==> flow/design.v <==
module my_fifo #(
                   parameter DATA_W           = 128      ,         
                   parameter DEPTH            = 16     ,         
                   parameter UPP_TH           = 4      ,         
                   parameter LOW_TH           = 2                
                )
                (
                   input                   clk         ,         
                   input                   rstn        ,         
                   input                   i_wren      ,         
                   input  [DATA_W - 1 : 0] i_wrdata    ,         
                   output                  o_alm_full  ,         
                   output                  o_full      ,         
                   input                   i_rden      ,         
                   output [DATA_W - 1 : 0] o_rddata    ,         
                   output                  o_alm_empty ,         
                   output                  o_empty               
                );
logic [DATA_W - 1        : 0] data_rg [DEPTH] ;         
logic [$clog2(DEPTH) - 1 : 0] wrptr_rg        ;         
logic [$clog2(DEPTH) - 1 : 0] rdptr_rg        ;         
logic [$clog2(DEPTH)     : 0] dcount_rg       ;         
logic                         wren_s          ;         
logic                         rden_s          ;         
logic                         full_s          ;         
logic                         empty_s         ;         
always @ (posedge clk) begin
   if (!rstn) begin      
      for (int i = 0; i < DEPTH; i++) begin
         data_rg[i] <= '0 ;
      end
      wrptr_rg  <= 0              ;
      rdptr_rg  <= 0              ;      
      dcount_rg <= 0              ;
   end
   else begin   
      if (wren_s) begin                          
         data_rg [wrptr_rg] <= i_wrdata ;         
         if (wrptr_rg == DEPTH - 1) begin
            wrptr_rg <= 0               ;         
         end
         else begin
            wrptr_rg <= wrptr_rg + 1    ;         
         end
      end
      if (rden_s) begin         
         if (rdptr_rg == DEPTH - 1) begin
            rdptr_rg <= 0               ;         
         end
         else begin
            rdptr_rg <= rdptr_rg + 1    ;         
         end
      end
      if (wren_s && !rden_s) begin                
         dcount_rg <= dcount_rg + 1 ;
      end                    
      else if (!wren_s && rden_s) begin           
         dcount_rg <= dcount_rg - 1 ;         
      end
   end
end
assign full_s      = (dcount_rg == DEPTH) ? 1'b1 : 0                ; 
assign empty_s     = (dcount_rg == 0    ) ? 1'b1 : 0                ;
assign wren_s      = i_wren & !full_s                               ;  
assign rden_s      = i_rden & !empty_s                              ;
assign o_full      = full_s                          ;
assign o_empty     = empty_s                                        ;
assign o_alm_full  = ((dcount_rg > UPP_TH) ? 1'b1 : 0)              ;
assign o_alm_empty = (dcount_rg < LOW_TH) ? 1'b1 : 0                ;  
assign o_rddata    = data_rg [rdptr_rg]                             ;   
endmodule
==> From RTL to reports: my_fifo <==
What the tools print for my_fifo, step after step.
Line numbers count from 1 in the design file above.
{ "design": {"design": "my_fifo", "clock": "clk", "library": "sky130hd", "corner": "tt_025C_1v80"} }

==> Elaborated design <==
Counts by Yosys on the flattened word-level netlist (proc, flatten, opt, wreduce; memories kept). Print and check cells are left out. Cells with the same type and inputs are merged into one.
Yosys's memory passes give these memory sizes; they may raise the number of words (mostly to a power of two), join words into wider ones and drop unused or constant bits.
{ "bits": {"regBits": 13, "ram_bits": 2048, "memories": 1, "input_bits": 132, "out_inout_bits": 132, "word_cells": 40} }
{ "op_classes": {"addsub": 4, "n_cmp": 2, "n_eq": 3, "mux": 17, "n_logic": 2, "n_reduce_logical": 8} }
{ "memory_table": {"columns": ["name", "size", "word_bits", "line_no", "rtl"], "rows": [
  ["data_rg", 16, 128, 19, "logic [DATA_W - 1        : 0] data_rg [DEPTH] ;"]
]} }
{ "ops": {"columns": ["operator", "count"], "rows": [
  ["2-to-1 mux 128 bit", 2],
  ["2-to-1 mux 4 bit", 6],
  ["2-to-1 mux 5 bit", 2],
  ["adder 4 x 1 -> 4 bit (second input constant)", 2],
  ["== test 4 bit (second input constant)", 2],
  ["2-to-1 mux 1 bit", 7],
  ["adder 5 x 1 -> 5 bit (second input constant)", 1],
  ["subtractor 5 x 1 -> 5 bit (second input constant)", 1],
  ["less-than comparator 5 x 2 -> 1 bit (second input constant)", 1],
  ["> comparator 5 x 3 -> 1 bit (second input constant)", 1],
  ["== test 5 bit (second input constant)", 1],
  ["logical NOT 5 bit", 1],
  ["logical NOT 1 bit", 4],
  ["bitwise AND 1 bit", 2],
  ["logical AND 1 bit", 2],
  ["nonzero test 2 bit", 1]
]} }

==> Longest topological paths <==
Longest topological path by Yosys (ltp), each cell counted once; first at word level (registers and memories cut), then after technology mapping (sequential cells cut; the memories' decode and read muxes count).
{ "logic_depth": {"depth_word": 8, "ABC_AREA": 0, "mapped_depth": 12, "mapped_depth_nobuf": 10} }

==> Mapped cells and area <==
Source: synth_stat.txt of the flow (Yosys; design flattened, memories mapped). It holds for the ABC_AREA given above (unset counts as 0); a run with the other value may have another netlist.
{ "types": {"columns": ["cell_type", "count", "type_area_um2"], "rows": [
  ["sky130_fd_sc_hd__edfxtp_1", 2048, 6.15E+04],
  ["sky130_fd_sc_hd__and2_1", 2051, 1.28E+04],
  ["sky130_fd_sc_hd__mux4_2", 512, 1.15E+04],
  ["sky130_fd_sc_hd__a22oi_1", 216, 1.62E+03],
  ["sky130_fd_sc_hd__clkbuf_1", 323, 1.21E+03],
  ["sky130_fd_sc_hd__buf_4", 100, 750.72],
  ["sky130_fd_sc_hd__nand2_1", 125, 469.2],
  ["sky130_fd_sc_hd__buf_2", 78, 390.374],
  ["sky130_fd_sc_hd__dfxtp_1", 17, 340.326],
  ["sky130_fd_sc_hd__o22ai_1", 40, 250.24],
  ["sky130_fd_sc_hd__nor2_1", 37, 138.883],
  ["sky130_fd_sc_hd__nand2b_1", 22, 137.632],
  ["sky130_fd_sc_hd__buf_6", 10, 112.608],
  ["sky130_fd_sc_hd__ha_1", 9, 112.608],
  ["sky130_fd_sc_hd__nor3_2", 8, 80.077],
  ["sky130_fd_sc_hd__buf_1", 21, 78.826],
  ["sky130_fd_sc_hd__nor4_2", 4, 50.048],
  ["sky130_fd_sc_hd__a21oi_1", 8, 40.038]
]} }
Other cell types: 22; their cells: 48.
{ "synth_totals": {"stdcells": 5677, "area_um2": 91965.7, "seqArea_um2": 61839.3, "ff_cells": 2065, "buf_cells": 532} }

==> Path before layout <==
Source: OpenSTA report_checks on the synthesized netlist (no wires, ideal clock, input and output delay 20% of the period each), path of least setup slack; recovery checks are left aside. Register names are those of the netlist, which keeps one name where synthesis merged equal registers.
{ "synth_timing": {"path_type": "input-to-reg", "start": "input rstn", "end": "memory data_rg[2][0]", "tclk_ns": 4.5, "in_delay_ns": 0.900, "setup_ns": 0.510, "launch_ns": 0.900, "t_arrival_ns": 4.954, "required_ns": 3.990, "setup_slack_ns": -0.964, "path_delay_ns": 4.564, "path_stages": 5, "path_buffers": 2, "synth_period_reached_ns": 5.464} }
"path_delay_ns" = arrival - input delay + setup time.
"path_stages" counts driving pins, that of a launching flip-flop among them; a cell with two outputs on the path counts twice.
"synth_period_reached_ns" = period - worst setup slack (recovery checks aside). The figure is calculated, with input and output delays left at 20% of the set period.
The rows between start and end are the longest chain of elaborated cells between them; the timing report does not say that the signal goes this way. Where chains are equally long, one stands for them.
A line is the first line of the expression or statement that the cell stems from. Yosys adds cells for indexed reads and writes and turns some case tables into memories.
Only ways into the end's enable, where the timed path ends, are counted here.
{ "synth_via": {"cell_sequence": "sky130_fd_sc_hd__clkbuf_1 > sky130_fd_sc_hd__nand2_1 > sky130_fd_sc_hd__nor4_2 > sky130_fd_sc_hd__buf_2 > sky130_fd_sc_hd__nand2b_1", "elab_chain_len": 1, "cells_between": 3, "cone_lines": 1, "classes_between": "3 x mux"} }
{ "synth_lines": {"columns": ["element", "line_no", "rtl"], "rows": [
  ["start, declared", 9, "input                   rstn        ,"],
  ["2-to-1 mux 4 bit", 28, "if (!rstn) begin"],
  ["end, declared", 19, "logic [DATA_W - 1        : 0] data_rg [DEPTH] ;"]
]} }

==> Path in the finished layout <==
From the final timing report of job 2: the path of least setup slack in the routed layout; clock arrival at registers is part of the times.
{ "layout_timing": {"path_type": "reg-to-output", "start": "register (no name shown)", "end": "output o_rddata[103]", "tclk_ns": 4.64, "output_delay_ns": 0.93, "launch_ns": 0.90, "t_arrival_ns": 3.19, "required_ns": 3.71, "setup_slack_ns": 0.53, "path_stages": 10, "path_buffers": 6} }
{ "layout_via": {"cell_sequence": "sky130_fd_sc_hd__dfxtp_4 > sky130_fd_sc_hd__buf_12 > sky130_fd_sc_hd__buf_8 > sky130_fd_sc_hd__buf_12 > sky130_fd_sc_hd__clkbuf_16 > sky130_fd_sc_hd__buf_12 > sky130_fd_sc_hd__mux4_2 > sky130_fd_sc_hd__a22oi_2 > sky130_fd_sc_hd__nand2_1 > sky130_fd_sc_hd__dlygate4sd2_1"} }
{ "layout_lines": {"columns": ["element", "line_no", "rtl"], "rows": [
  ["end, declared", 15, "output [DATA_W - 1 : 0] o_rddata    ,"]
]} }
No chain of elaborated cells between the ends is given.

## Implementation results

Settings and measured results of 3 stored flow runs for module my_fifo (sky130hd), not sorted in any way. The constraints put input and output delay at 20% of the set period each and load the outputs with 0.01 pF.
"achieved clock period (ns)" = clock period - worst setup slack. The figure is calculated, with input and output delays left at 20% of the set period.
"worst setup path time (ns)" = time allowed to the worst setup path (clock period - input delay - output delay, where it has them) - its slack; a late launch clock adds to it, a late capture clock takes from it.
"finish__power__total" is the tool's figure for a default switching activity; nothing was simulated.

settings of job 1
{
  "ABC_AREA": 1,
  "CELL_PAD_IN_SITES_DETAIL_PLACEMENT": 0,
  "CORE_ASPECT_RATIO": 0.75,
  "CORE_UTILIZATION": 69,
  "CTS_CLUSTER_SIZE": 78,
  "GPL_ROUTABILITY_DRIVEN": 1,
  "HOLD_SLACK_MARGIN": 0.26,
  "MIN_ROUTING_LAYER": "met2",
  "PLACE_DENSITY_LB_ADDON": 0.28,
  "SETUP_SLACK_MARGIN": 0.28,
  "period_ns": 3.45,
  "CAP_MARGIN": 20,
  "CORE_MARGIN": 2,
  "SLEW_MARGIN": 20
}
report of job 1: did not finish, route, GRT-0183

settings of job 2
{
  "CAP_MARGIN": 0,
  "CORE_ASPECT_RATIO": 0.97,
  "CORE_MARGIN": 9,
  "CORE_UTILIZATION": 26,
  "CTS_CLUSTER_SIZE": 49,
  "GPL_ROUTABILITY_DRIVEN": 0,
  "MIN_ROUTING_LAYER": "met1",
  "PLACE_DENSITY_LB_ADDON": 0.15,
  "SETUP_SLACK_MARGIN": 1.27,
  "SLEW_MARGIN": 35,
  "TNS_END_PERCENT": 65,
  "period_ns": 4.64
}
report of job 2
yosys chip area after synthesis (um^2): 91965.7
finish__design__die__area: 375451.0
finish__design__instance__area__stdcell: 113215.0
finish__timing__setup__ws: 0.527
finish__timing__setup__tns: 0.000
finish__timing__hold__ws: 0.523
finish__power__total: 5.079e-02
achieved clock period (ns): 4.113
worst setup path time (ns): 3.19
worst setup path kind: reg-to-output

settings of job 3
{
  "CAP_MARGIN": 10,
  "CORE_ASPECT_RATIO": 1.07,
  "CORE_UTILIZATION": 49,
  "HOLD_SLACK_MARGIN": 0.21,
  "MAX_ROUTING_LAYER": "met4",
  "MIN_ROUTING_LAYER": "met1",
  "PLACE_DENSITY_LB_ADDON": 0.14,
  "SETUP_SLACK_MARGIN": 0.56,
  "period_ns": 3.83,
  "CORE_MARGIN": 2,
  "SLEW_MARGIN": 20
}
report of job 3
yosys chip area after synthesis (um^2): 91965.7
finish__design__die__area: 191167.0
finish__design__instance__area__stdcell: 111119.0
finish__timing__setup__ws: 0.074
finish__timing__setup__tns: 0.000
finish__timing__hold__ws: 0.453
finish__power__total: 6.064e-02
achieved clock period (ns): 3.756
worst setup path time (ns): 2.99
worst setup path kind: reg-to-output
